==> flow/design.v <==
module signed_mult_1_17 (out, a, b);
	output 	signed  [17:0]	out;
	input 	signed	[17:0] 	a;
	input 	signed	[17:0] 	b;
	wire 	signed	[35:0]	mult_out;
	assign mult_out = a * b;
	assign out = {mult_out[35], mult_out[33:17]};
endmodule
module OneNode(output signed [17:0] u_2_mid,    
	       input clock,		        
	       input reset,		        
	       input signed [17:0] u_hit_mid,   
	       input signed [17:0] u_1_right,   
	       input signed [17:0] u_1_left,     
	       input signed [17:0] u_1_up,      
	       input signed [17:0] u_1_down    
);  
    reg signed [17:0] u_0_mid_temp;		 
    reg signed [17:0] u_1_mid_temp, u_1_right_temp, u_1_left_temp, u_1_up_temp, u_1_down_temp; 
    wire signed [17:0] temp1,temp2, temp3, temp4;
    parameter [17:0] rho = (1<<17)/20; 
    parameter [17:0] eta = (999<<17)/1000;
    always @ (posedge clock) 
    begin
	if (reset == 0)
	begin
	    u_1_mid_temp = u_hit_mid; 
	    u_0_mid_temp = u_1_mid_temp; 
	    u_1_right_temp = 0; 
	    u_1_left_temp = 0;
	    u_1_up_temp = 0;
	    u_1_down_temp = 0;
   	end
        else
	begin
	    u_0_mid_temp = u_1_mid_temp;  
            u_1_mid_temp = u_2_mid;	   
	    u_1_right_temp = u_1_right;   
	    u_1_left_temp = u_1_left;	   
	    u_1_up_temp = u_1_up;         
	    u_1_down_temp = u_1_down;     
	end
    end
    assign  temp1 = u_1_up_temp + u_1_down_temp + u_1_right_temp + u_1_left_temp - (u_1_mid_temp<<<2);
    signed_mult_1_17 mult_1(.out(temp2),
			    .a(temp1),
                            .b(rho)); 
    assign  temp4 = temp2 + (u_1_mid_temp<<<1) - temp3;
    signed_mult_1_17 mult_2(.out(temp3),
			    .a(u_0_mid_temp),
                            .b(eta)); 
    signed_mult_1_17 mult_3(.out(u_2_mid),
			    .a(temp4),
                            .b(eta)); 
endmodule
module multNodes
#(parameter SIZE = 10)
(output signed [SIZE*SIZE*18-1:0] u_2_mid,    
 input clock,
 input reset,		        
 input signed [SIZE*SIZE*18-1:0] u_hit_mid,   
 input signed [SIZE*SIZE*18-1:0] u_1_right,   
 input signed [SIZE*SIZE*18-1:0] u_1_left,     
 input signed [SIZE*SIZE*18-1:0] u_1_up,      
 input signed [SIZE*SIZE*18-1:0] u_1_down     
);
    genvar i,j,k;
    generate
	for (k = 1; k < SIZE-1; k = k + 1) begin: side
		OneNode nodeUp(.u_2_mid(u_2_mid[(((0)*SIZE+(k))*18) +: 18]),
			       .clock(clock),
		               .reset(reset),
	                       .u_hit_mid(u_hit_mid[(((0)*SIZE+(k))*18) +: 18]),
	                       .u_1_right(u_1_right[(((0)*SIZE+(k+1))*18) +: 18]),
	                       .u_1_left(u_1_left[(((0)*SIZE+(k-1))*18) +: 18]),
	                       .u_1_up(18'sd0),
	       	               .u_1_down(u_1_down[(((1)*SIZE+(k))*18) +: 18]));
		OneNode nodeDown(.u_2_mid(u_2_mid[(((SIZE-1)*SIZE+(k))*18) +: 18]),
			         .clock(clock),
		                 .reset(reset),
	                         .u_hit_mid(u_hit_mid[(((SIZE-1)*SIZE+(k))*18) +: 18]),
	                         .u_1_right(u_1_right[(((SIZE-1)*SIZE+(k+1))*18) +: 18]),
	                         .u_1_left(u_1_left[(((SIZE-1)*SIZE+(k-1))*18) +: 18]),
	                         .u_1_up(u_1_up[(((SIZE-2)*SIZE+(k))*18) +: 18]),
	       	                 .u_1_down(18'sd0));
		OneNode nodeLeft(.u_2_mid(u_2_mid[(((k)*SIZE+(0))*18) +: 18]),
			         .clock(clock),
		                 .reset(reset),
	                         .u_hit_mid(u_hit_mid[(((k)*SIZE+(0))*18) +: 18]),
	                         .u_1_right(u_1_right[(((k)*SIZE+(1))*18) +: 18]),
	                         .u_1_left(18'sd0),
	                         .u_1_up(u_1_up[(((k-1)*SIZE+(0))*18) +: 18]),
	       	                 .u_1_down(u_1_down[(((k+1)*SIZE+(0))*18) +: 18]));
		OneNode nodeRight(.u_2_mid(u_2_mid[(((k)*SIZE+(SIZE-1))*18) +: 18]),
			         .clock(clock),
		                 .reset(reset),
	                         .u_hit_mid(u_hit_mid[(((k)*SIZE+(SIZE-1))*18) +: 18]),
	                         .u_1_right(18'sd0),
	                         .u_1_left(u_1_left[(((k)*SIZE+(SIZE-2))*18) +: 18]),
	                         .u_1_up(u_1_up[(((k+1)*SIZE+(SIZE-1))*18) +: 18]),
	       	                 .u_1_down(u_1_down[(((k-1)*SIZE+(SIZE-1))*18) +: 18]));
	end
    endgenerate
    generate
	for (k = 0; k < SIZE; k = k + 10) begin: corner
		OneNode UpLeftCorner(.u_2_mid(u_2_mid[(((0)*SIZE+(k))*18) +: 18]),
			             .clock(clock),
		                     .reset(reset),
	                             .u_hit_mid(u_hit_mid[(((0)*SIZE+(k))*18) +: 18]),
	                             .u_1_right(u_1_right[(((0)*SIZE+(k+1))*18) +: 18]),
	                             .u_1_left(18'sd0),
	                             .u_1_up(18'sd0),
	       	                     .u_1_down(u_1_down[(((1)*SIZE+(k))*18) +: 18]));
		OneNode UpRightCorner(.u_2_mid(u_2_mid[(((k)*SIZE+(SIZE-1))*18) +: 18]),
			             .clock(clock),
		                     .reset(reset),
	                             .u_hit_mid(u_hit_mid[(((k)*SIZE+(SIZE-1))*18) +: 18]),
	                             .u_1_right(18'sd0),
	                             .u_1_left(u_1_left[(((k)*SIZE+(SIZE-2))*18) +: 18]),
	                             .u_1_up(18'sd0),
	       	                     .u_1_down(u_1_down[(((k+1)*SIZE+(SIZE-1))*18) +: 18]));
		OneNode DownLeftCorner(.u_2_mid(u_2_mid[(((SIZE-1)*SIZE+(k))*18) +: 18]),
			               .clock(clock),
		                       .reset(reset),
	                               .u_hit_mid(u_hit_mid[(((SIZE-1)*SIZE+(k))*18) +: 18]),
	                               .u_1_right(u_1_right[(((SIZE-1)*SIZE+(k+1))*18) +: 18]),
	                               .u_1_left(18'sd0),
	                               .u_1_up(u_1_up[(((SIZE-2)*SIZE+(k))*18) +: 18]),
	       	                      .u_1_down(18'sd0));
		OneNode DownRightCorner(.u_2_mid(u_2_mid[(((SIZE-1)*SIZE+(SIZE-1))*18) +: 18]),
			                .clock(clock),
		                        .reset(reset),
	                                .u_hit_mid(u_hit_mid[(((SIZE-1)*SIZE+(SIZE-1))*18) +: 18]),
	                                .u_1_right(18'sd0),
	                                .u_1_left(u_1_left[(((SIZE-1)*SIZE+(SIZE-2))*18) +: 18]),
	                                .u_1_up(u_1_up[(((SIZE-2)*SIZE+(SIZE-1))*18) +: 18]),
	       	                        .u_1_down(18'sd0));
	end
    endgenerate
    generate
	for (i = 1; i < SIZE-1; i = i + 1) begin: row
	    for (j = 1; j < SIZE-1; j = j + 1) begin: col
		OneNode node(.u_2_mid(u_2_mid[(((i)*SIZE+(j))*18) +: 18]),
			     .clock(clock),
		             .reset(reset),
	                     .u_hit_mid(u_hit_mid[(((i)*SIZE+(j))*18) +: 18]),
	                     .u_1_right(u_1_right[(((i)*SIZE+(j+1))*18) +: 18]),
	                     .u_1_left(u_1_left[(((i)*SIZE+(j-1))*18) +: 18]),
	                     .u_1_up(u_1_up[(((i-1)*SIZE+(j))*18) +: 18]),
	       	             .u_1_down(u_1_down[(((i+1)*SIZE+(j))*18) +: 18]));
	    end
	end
    endgenerate
endmodule
module drum_grid
(input clock,
 input reset,                      
 input  [3*3*18-1:0] u_hit,        
 output [3*3*18-1:0] u_out         
);
    localparam SIZE = 3;
    wire signed [SIZE*SIZE*18-1:0] u_2_mid;
    multNodes #(.SIZE(SIZE)) grid(.u_2_mid(u_2_mid),
		  .clock(clock),
 	          .reset(reset),
 	          .u_hit_mid(u_hit),
 	          .u_1_right(u_2_mid),
 	          .u_1_left(u_2_mid),
 	          .u_1_up(u_2_mid),
 	          .u_1_down(u_2_mid));
    assign u_out = u_2_mid;
endmodule
# Reports on drum_grid
# Tool output for the design above, in the order of the flow.
# Lines are those of the file above, counted from 1.
# The mark - stands for no value.
# inputs
top	drum_grid
clock	clock
cell_library	sky130hd
corner	tt_025C_1v80

# Word level
# Source: Yosys, flattened and elaborated, memories not mapped. Widths are those after wreduce; folded enables and synchronous resets count as part of the registers. Registers that Yosys merges into a memory's read port (data or address) are not register bits. Print and check cells do not count. Equal cells are merged and count once.
# bits
reg_bits	486
in_bits	164
output_inout_bits	162
word_cells	114
# op_classes
addsub	42
n_mul	27
muxes	18
# ops
cell	n
multiplier 18 x 16 -> 34 bit (second input constant)	18
multiplier 18 x 14 -> 32 bit (second input constant)	9
subtractor 18 bit	18
two-way mux 18 bit	18
adder 18 bit	15
adder 15 x 18 -> 18 bit	9

# Longest topological paths
# Depth = most cells in a row (Yosys ltp): at word level without a register or memory, in the mapped netlist without a sequential cell, where the memories' decode and read muxes count.
# depth
word_depth	9
abc_area	0
depth_mapped	73
depth_no_buf	72

# After synthesis
# Yosys stat after the flow's synthesis: flattened, memories mapped to cells. It holds for the ABC_AREA given above (unset counts as 0); a run with the other value may have another netlist.
# The area totals of this step are shown rounded.
# types
cell	n	area_total_um2
sky130_fd_sc_hd__fa_1	4292	8.59E+04
sky130_fd_sc_hd__ha_1	3215	4.02E+04
sky130_fd_sc_hd__inv_1	6226	2.34E+04
sky130_fd_sc_hd__dfxtp_1	486	9.73E+03
sky130_fd_sc_hd__xnor2_1	731	6402.39
sky130_fd_sc_hd__xor2_1	312	2.73E+03
sky130_fd_sc_hd__a21o_1	352	2.64E+03
sky130_fd_sc_hd__a21oi_1	507	2.54E+03
sky130_fd_sc_hd__nor2_1	541	2.03E+03
sky130_fd_sc_hd__o21ai_0	345	1.73E+03
sky130_fd_sc_hd__nand2_1	406	1.52E+03
sky130_fd_sc_hd__mux2_2	130	1.46E+03
sky130_fd_sc_hd__o21a_1	163	1.22E+03
sky130_fd_sc_hd__and2_1	188	1.18E+03
sky130_fd_sc_hd__or2_2	168	1.05E+03
sky130_fd_sc_hd__nor3_1	193	965.926
sky130_fd_sc_hd__nand2b_1	126	788.256
sky130_fd_sc_hd__nand3_1	143	715.686
# Not listed: further types 89, cells in them 1130.
# synth_totals
stdcells	19654
synth_area_um2	195000
seq_area_um2	9730
flip_flops	486
n_buf	151
# The figures by module come from a second, unflattened synthesis with its own total; it is not the netlist above.
# unflattened
cells_unflattened	39817
hier_area_um2	371000
# Rows give one instance, submodules left out.
# modules
module	instances	n_cells	area_um2	mod_seq_area_um2
signed_mult_1_17	27	1233	11600	0.0
OneNode	9	725	6580	2160
multNodes (SIZE=3)	1	1	3.8	0.0
drum_grid	1	0	0.0	0.0

# Timing after synthesis
# OpenSTA on the mapped netlist: ideal clock, no wires. The path of least setup slack (recovery checks aside). Input and output delay are each 20% of the period. Register names are those of the netlist, which keeps one name where synthesis merged equal registers.
# synth_timing
path_type	reg2out
startpoint	register grid.side[1].nodeLeft.u_1_mid_temp[0]
endpoint	output port u_out[70]
tclk_ns	25.0
output_delay_ns	5.000
launch_ns	0.000
arrival_time_ns	16.763
t_required_ns	20.000
setup_slack_ns	3.237
path_delay_ns	16.763
driving_pins	64
n_path_buf	1
period_less_setup_slack_ns	21.763
# "path_delay_ns" is the arrival time less input delay plus setup time.
# A path that ends at an output port has no setup time.
# "driving_pins": output pins that drive a net of the path, with the launching flip-flop's if there is one; two outputs of one cell count as two.
# "period_less_setup_slack_ns" is the clock period less the worst setup slack; recovery checks do not enter. This is arithmetic on one report: input and output delays are still those of the set period (20% each).
# The rows between start and end are the longest chain of elaborated cells between them; the timing report does not say that the signal goes this way. Where chains are equally long, one stands for them.
# Each line given opens the expression or statement behind the cell; cells for indexed reads and writes are added by Yosys, which also makes memories of some case tables.
# synth_via
cell_sequence	sky130_fd_sc_hd__dfxtp_1 sky130_fd_sc_hd__inv_1 sky130_fd_sc_hd__fa_1 sky130_fd_sc_hd__inv_1 sky130_fd_sc_hd__fa_1 sky130_fd_sc_hd__inv_1 sky130_fd_sc_hd__fa_1 sky130_fd_sc_hd__a21o_1 sky130_fd_sc_hd__a21oi_1 sky130_fd_sc_hd__o21bai_1 sky130_fd_sc_hd__a2111oi_0 sky130_fd_sc_hd__o21ai_0 sky130_fd_sc_hd__nand3_1 sky130_fd_sc_hd__nor4_1 sky130_fd_sc_hd__nor3_2 sky130_fd_sc_hd__clkbuf_1 sky130_fd_sc_hd__fa_1 sky130_fd_sc_hd__ha_1 [... 28 more ...] sky130_fd_sc_hd__inv_1 sky130_fd_sc_hd__fa_1 sky130_fd_sc_hd__fa_1 sky130_fd_sc_hd__inv_1 sky130_fd_sc_hd__fa_1 sky130_fd_sc_hd__inv_1 sky130_fd_sc_hd__fa_1 sky130_fd_sc_hd__ha_1 sky130_fd_sc_hd__and4_1 sky130_fd_sc_hd__a21oi_1 sky130_fd_sc_hd__nand2_1 sky130_fd_sc_hd__a21oi_1 sky130_fd_sc_hd__o21a_1 sky130_fd_sc_hd__o21ai_0 sky130_fd_sc_hd__a21oi_1 sky130_fd_sc_hd__o21bai_1 sky130_fd_sc_hd__a21oi_1 sky130_fd_sc_hd__xnor2_1
elab_chain_cells	5
cells_between	5
lines_between	3
classes_between	add/sub (3); mul (2)
# synth_rtl
element	line	text
start, declared	19	reg signed [17:0] u_1_mid_temp, u_1_right_temp, u_1_left_temp, u_1_up_temp, u_1_down_temp;
start, assigned	27	u_1_mid_temp = u_hit_mid;
start, assigned	37	u_1_mid_temp = u_2_mid;
subtractor 18 bit	44	assign  temp1 = u_1_up_temp + u_1_down_temp + u_1_right_temp + u_1_left_temp - (u_1_mid_temp<<<2);
multiplier 18 x 14 -> 32 bit	6	assign mult_out = a * b;
adder 15 x 18 -> 18 bit	48	assign  temp4 = temp2 + (u_1_mid_temp<<<1) - temp3;
subtractor 18 bit	48
multiplier 18 x 16 -> 34 bit	6
end, declared	159	output [3*3*18-1:0] u_out

# Worst path after layout
# From the final timing report of stored run 1: the path of least setup slack in the routed layout; clock arrival at registers is part of the times.
# layout_timing
path_type	reg2out
startpoint	register grid.corner[0].UpLeftCorner.u_1_down_temp[3]
endpoint	output port u_out[15]
tclk_ns	14.5
output_delay_ns	2.90
launch_ns	0.73
arrival_time_ns	16.76
t_required_ns	11.60
setup_slack_ns	-5.16
driving_pins	71
n_path_buf	7
# The rows between start and end are the longest chain of elaborated cells between them; the timing report does not say that the signal goes this way. Where chains are equally long, one stands for them.
# layout_via
cell_sequence	sky130_fd_sc_hd__dfxtp_2 sky130_fd_sc_hd__clkinvlp_4 sky130_fd_sc_hd__buf_8 sky130_fd_sc_hd__fa_1 sky130_fd_sc_hd__inv_2 sky130_fd_sc_hd__ha_4 sky130_fd_sc_hd__o21ai_4 sky130_fd_sc_hd__a21boi_2 sky130_fd_sc_hd__o41ai_4 sky130_fd_sc_hd__buf_4 sky130_fd_sc_hd__o211ai_1 sky130_fd_sc_hd__buf_4 sky130_fd_sc_hd__a31oi_4 sky130_fd_sc_hd__o21bai_4 sky130_fd_sc_hd__xor2_4 sky130_fd_sc_hd__ha_4 sky130_fd_sc_hd__fa_2 sky130_fd_sc_hd__ha_4 [... 35 more ...] sky130_fd_sc_hd__fa_2 sky130_fd_sc_hd__fa_1 sky130_fd_sc_hd__inv_2 sky130_fd_sc_hd__fa_2 sky130_fd_sc_hd__ha_4 sky130_fd_sc_hd__a21oi_2 sky130_fd_sc_hd__o21bai_1 sky130_fd_sc_hd__a2111oi_2 sky130_fd_sc_hd__o21ai_1 sky130_fd_sc_hd__or3_4 sky130_fd_sc_hd__o211ai_1 sky130_fd_sc_hd__buf_4 sky130_fd_sc_hd__a21boi_4 sky130_fd_sc_hd__o21a_4 sky130_fd_sc_hd__or2_4 sky130_fd_sc_hd__a21oi_4 sky130_fd_sc_hd__xnor2_4 sky130_fd_sc_hd__buf_6
elab_chain_cells	6
cells_between	6
lines_between	3
classes_between	add/sub (4); mul (2)
# layout_rtl
element	line	text
start, declared	19	reg signed [17:0] u_1_mid_temp, u_1_right_temp, u_1_left_temp, u_1_up_temp, u_1_down_temp;
start, assigned	32	u_1_down_temp = 0;
start, assigned	41	u_1_down_temp = u_1_down;
adder 18 bit	44	assign  temp1 = u_1_up_temp + u_1_down_temp + u_1_right_temp + u_1_left_temp - (u_1_mid_temp<<<2);
subtractor 18 bit	44
multiplier 18 x 14 -> 32 bit	6	assign mult_out = a * b;
adder 15 x 18 -> 18 bit	48	assign  temp4 = temp2 + (u_1_mid_temp<<<1) - temp3;
subtractor 18 bit	48
multiplier 18 x 16 -> 34 bit	6
end, declared	159	output [3*3*18-1:0] u_out

# Flow measurements of drum_grid on sky130hd: 4 stored runs with different settings, listed in no order. Input and output delays are each 20% of the period that was set; the output load is 0.01 pF.
# "worst_path_time_ns" is the time allowed to the run's worst setup path (the clock period less input and output delay, where it has them) less its slack. Clock arrival times count: a late capture clock shortens it, a late launch clock lengthens it.
# Values from the reports are rounded here.
# A setting shown as . is not set for that run.
run	ABC_AREA	CELL_PAD_IN_SITES_DETAIL_PLACEMENT	CORE_ASPECT_RATIO	CORE_MARGIN	CORE_UTILIZATION	CTS_CLUSTER_DIAMETER	CTS_CLUSTER_SIZE	GPL_ROUTABILITY_DRIVEN	GPL_TIMING_DRIVEN	HOLD_SLACK_MARGIN	period_ns	CAP_MARGIN	SLEW_MARGIN	SETUP_SLACK_MARGIN	synth_chip_area_um2	final_die_area_um2	stdcell_area_um2	worst_setup_slack_ns	tns_setup_ns	worst_path_time_ns	worstPathKind
stored run 1	0	0	1.25	7	33	317	75	0	0	0.02	14.5	20	20	.	195000	611000	231000	-5.16	-1080	16.76	reg2out
stored run 2	.	.	.	2	40	.	.	.	.	.	24.3	20	20	.	195000	492000	211000	0.777	0.000	18.66	reg2out
stored run 3	.	.	.	2	25	.	.	.	.	.	24.3	20	20	.	195000	785000	216000	0.782	0.000	18.66	reg2out
stored run 4	.	.	.	2	40	.	.	.	.	.	24.3	20	20	-2.0	195000	492000	210000	-0.054	-0.054	19.49	reg2out
